==> flow/design.v <==
module averager
    #(parameter int
        power = 8,  
        N = 12)     
    (
        input logic clk,
        reset,
        EN,
        input logic [N-1:0] Din,    
        output logic [N-1:0] Q      
    );
    logic [N-1:0] REG_ARRAY [2**power:1];
    logic [power+N-1:0] sum;
    assign Q = sum[power+N-1:power];
    always_ff @(posedge clk) begin
        if (reset) begin
            sum <= 0;
            for (int j = 1; j <= 2**power; j++) begin
                REG_ARRAY[j] <= 0;
            end
        end
        else if (EN) begin
            sum <= sum + Din - REG_ARRAY[2**power];
            for (int j = 2**power; j > 1; j--) begin
                REG_ARRAY[j] <= REG_ARRAY[j-1];
            end
            REG_ARRAY[1] <= Din;
        end
    end
endmodule
module adc_processing #(
    parameter int SCALING_FACTOR = 310866,
    parameter int SHIFT_FACTOR   = 19,
    parameter int NEGATIVE_FACTOR = 12
) (
    input  logic        clk,
    input  logic        reset,
    input  logic        ready,
    input  logic [15:0] data,
    output logic [15:0] ave_data,
    output logic [15:0] scaled_adc_data
);
    localparam int SCALING_FACTOR_WIDTH = $clog2(SCALING_FACTOR) + 1;
    localparam int INTERMEDIATE_WIDTH = 16 + SCALING_FACTOR_WIDTH;
    logic [INTERMEDIATE_WIDTH-1:0] scaled_adc_data_temp; 
    logic [15:0] scaled_adc_data_pipe;
    averager #(
        .power(8),  
        .N(16)      
    ) AVERAGER (
        .reset(reset),
        .clk(clk),
        .EN(ready),
        .Din(data),
        .Q(ave_data)
    );
    always_ff @(posedge clk) begin
        if (reset) begin
            scaled_adc_data <= 0;
            scaled_adc_data_temp <= 0;
            scaled_adc_data_pipe <= 0;
        end
        else if (ready) begin
            scaled_adc_data_temp <= ave_data * SCALING_FACTOR;             
            scaled_adc_data_pipe <= scaled_adc_data_temp >> SHIFT_FACTOR;  
            scaled_adc_data      <= scaled_adc_data_pipe - 12;             
        end                                                
    end                                                    
endmodule
# Tool chain data of adc_processing

Tool output for the design above, in the order of the flow.
Line numbers count from 1 in the design file above.
Operators: Yosys type, input widths -> output width; for muxes data width and select width s.
Library cell names are shortened.
Not given: n/a

Design top: adc_processing
Clock: clk
Library: sky130hd
Corner: tt_025C_1v80

# Elaborated design

Counts by Yosys on the flattened word-level netlist (proc, flatten, opt, wreduce). Print and check cells are left out. Cells with the same type and inputs are merged into one.

Register bits after elaboration: 4,186
Cells after elaboration: 264

Add/subtract/negate cells: 3
$mul: 1

Operators with widths:

| kind                   | count |
| $mul 16x18->34 const B | 1 |
| $add 24x16->24         | 1 |
| $sub 24x16->24         | 1 |
| $sub 16x4->16 const B  | 1 |

# Logic depth

Longest topological path by Yosys (ltp), each cell counted once; first at word level (registers and memories cut), then after technology mapping (sequential cells cut; the memories' decode and read muxes count).

Word-level depth: 2
ABC_AREA: 0
Gate-level depth with buffers: 18

# Mapped cells and area

Yosys stat after the flow's synthesis: flattened, memories mapped to cells. It holds for the ABC_AREA given above (unset counts as 0); a run with the other value may have another netlist.
The area totals of this step are shown rounded.

Mapped area: 0.1514 mm2
Cells in the netlist: 14,248
Sequential area: 0.08344 mm2
Flip-flops: 4,168

Cells by type:

| cell type | count |
| dfxtp_1   | 4,168 |
| mux2i_1   | 4,131 |
| nor2_1    | 4,171 |
| clkbuf_1  | 677 |
| fa_1      | 104 |
| ha_1      | 159 |
| inv_1     | 206 |
| buf_2     | 129 |
| buf_1     | 132 |
| a21oi_1   | 52 |
| a21o_1    | 28 |
| xnor2_1   | 21 |
| a211oi_1  | 21 |
| nand2_1   | 39 |
| xor2_1    | 15 |
| o21ai_0   | 26 |
| buf_4     | 16 |
| nand4_1   | 11 |

Other cell types: 48; their cells: 142.
The figures by module come from a second, unflattened synthesis with its own total; it is not the netlist above.

Cell total of the unflattened synthesis: 14,279
Area total of the unflattened synthesis: 0.1519 mm2

Each row is one instance without its submodules.

By module:

| module         | cells  | area (mm2) | instances | seq. area (mm2) |
| averager       | 13,565 | 0.1451     | 1         | 0.08248 |
| adc_processing | 714    | 0.006799   | 1         | 0.0009609 |

# Worst setup path after synthesis

Path of least setup slack by OpenSTA after synthesis, without wires, with an ideal clock, recovery checks aside; 20% of the period is set as input and as output delay. Where synthesis merged equal registers, the netlist keeps one of their names.

Path type: register to register
From: reg AVERAGER.sum[13]
To: reg scaled_adc_data_temp[28]
Path delay: 5.662 ns
Stages: 19
Setup time: 0.128 ns
Arrival time: 5.534 ns
Setup slack: 4.338 ns
Period: 10.0 ns
Synthesis period reached: 5.662 ns

"path delay" is the arrival time less input delay plus setup time.
"stages" counts driving pins, that of a launching flip-flop among them; a cell with two outputs on the path counts twice.
"synthesis period reached" = period - worst setup slack (recovery checks aside). The figure is calculated, with input and output delays left at 20% of the set period.
Between the ends stands the longest chain of elaborated cells between them, by number of cells; it is not shown to be the way that was timed. Of several equally long chains one is given.
A line is the first line of the expression or statement that the cell stems from. Yosys adds cells for indexed reads and writes and turns some case tables into memories.

Cells stage by stage: dfxtp_1 > fa_1 > xor2_1 > ha_1 > or2_2 > fa_1 > fa_1 > fa_1 > inv_1 > fa_1 > inv_1 > ha_1 > and2_2 > a2111o_1 > a31o_1 > o221a_4 > a221oi_2 > xor2_1 > o21ai_1
Length of the longest elaborated chain: 1
Elaborated cells on any way between the ends: 1
RTL lines with such cells: 1
Classes of those cells: mul (1)

Ends and longest elaborated chain, post-synthesis:

| what           | line | source |
| from (decl)    | 13   | `logic [power+N-1:0] sum;` |
| from (assign)  | 17   | `sum <= 0;` |
| from (assign)  | 23   | `sum <= sum + Din - REG_ARRAY[2**power];` |
| $mul 16x18->34 | 64   | `scaled_adc_data_temp <= ave_data * SCALING_FACTOR;` |
| to (assign)    | 60   | `scaled_adc_data_temp <= 0;` |
| to (assign)    | 64   |  |

# Timing after layout

Path of least setup slack in the final report of entry A (OpenROAD, finished layout, wires in). Where an end is a register, its clock arrival counts in the times.

Path type: register to register
From: reg AVERAGER.sum[12]
To: reg scaled_adc_data_temp[28]
Arrival time: 6.28 ns
Stages: 20
Setup time: 0.13 ns
Period: 6.29 ns
Setup slack: 0.79 ns

Between the ends stands the longest chain of elaborated cells between them, by number of cells; it is not shown to be the way that was timed. Of several equally long chains one is given.

Cells stage by stage: dfxtp_2 > fa_1 > buf_6 > inv_4 > fa_1 > inv_2 > fa_1 > fa_2 > fa_1 > inv_2 > fa_1 > inv_1 > ha_4 > a21o_1 > a2111o_1 > a31o_1 > o221a_4 > a221oi_2 > xor2_1 > o21ai_1
Length of the longest elaborated chain: 1
Elaborated cells on any way between the ends: 1
RTL lines with such cells: 1
Classes of those cells: mul (1)

Ends and longest elaborated chain, after layout:

| what           | line | source |
| from (decl)    | 13   | `logic [power+N-1:0] sum;` |
| from (assign)  | 17   | `sum <= 0;` |
| from (assign)  | 23   | `sum <= sum + Din - REG_ARRAY[2**power];` |
| $mul 16x18->34 | 64   | `scaled_adc_data_temp <= ave_data * SCALING_FACTOR;` |
| to (assign)    | 60   | `scaled_adc_data_temp <= 0;` |
| to (assign)    | 64   |  |

Subject: adc_processing on sky130hd, stored results

Hello all,

Settings and measured results of 4 stored flow runs for module adc_processing (sky130hd), not sorted in any way. The constraints put input and output delay at 20% of the set period each and load the outputs with 0.01 pF.
By "clock period achieved" is meant the clock period of the run minus its worst setup slack. This is arithmetic on one report: input and output delays are still those of the set period (20% each).
By "time of the worst setup path" is meant the share of the clock period that the worst setup path is allowed (20% is reserved at inputs, 20% at outputs), minus its slack. Clock arrival times at its registers enter into it.
"total power of the final layout": no workload was simulated; the value follows from the tool's default switching activity.
Values from the reports are rounded here.
Settings: n/a = not set for that run.

| item                                  | entry A              | entry B              | entry C              | entry D              |
| CORE_UTILIZATION                      | 50                   | 50                   | 40                   | 50                   |
| PLACE_DENSITY                         | 0.6                  | 0.6                  | n/a                  | 0.6                  |
| SETUP_SLACK_MARGIN                    | 0.73                 | n/a                  | n/a                  | n/a                  |
| period_ns                             | 6.29                 | 10.0                 | 5.93                 | 6.29                 |
| CAP_MARGIN                            | 20                   | 20                   | 20                   | 20                   |
| CORE_MARGIN                           | 2                    | 2                    | 5                    | 2                    |
| SLEW_MARGIN                           | 20                   | 20                   | 20                   | 20                   |
| ABC_AREA                              | n/a                  | n/a                  | 0                    | n/a                  |
| CELL_PAD_IN_SITES_DETAIL_PLACEMENT    | n/a                  | n/a                  | 1                    | n/a                  |
| CTS_CLUSTER_DIAMETER                  | n/a                  | n/a                  | 179                  | n/a                  |
| GPL_TIMING_DRIVEN                     | n/a                  | n/a                  | 1                    | n/a                  |
| MIN_ROUTING_LAYER                     | n/a                  | n/a                  | met2                 | n/a                  |
| TNS_END_PERCENT                       | n/a                  | n/a                  | 30                   | n/a                  |
| time of the worst setup path (ns)     | 5.50                 | 6.22                 | 5.70                 | 5.73                 |
| worst setup path kind                 | register to register | register to register | register to register | register to register |
| smallest setup slack (ns)             | 0.787                | 3.780                | 0.228                | 0.559                |
| clock period achieved (ns)            | 5.503                | 6.220                | 5.702                | 5.731                |
| total power of the final layout (mW)  | 67.75                | 41.20                | 71.42                | 66.88                |
| standard-cell area after layout (mm2) | 0.1695               | 0.1687               | 0.1711               | 0.1699               |
| sum of negative setup slack (ns)      | 0.000                | 0.000                | 0.000                | 0.000                |
| cell area after synthesis (mm2)       | 0.1514               | 0.1514               | 0.1514               | 0.1514               |
| total die area (mm2)                  | 0.3072               | 0.3072               | 0.3909               | 0.3072               |
| smallest hold slack (ns)              | 0.444                | 0.451                | 0.449                | 0.439                |

Thanks
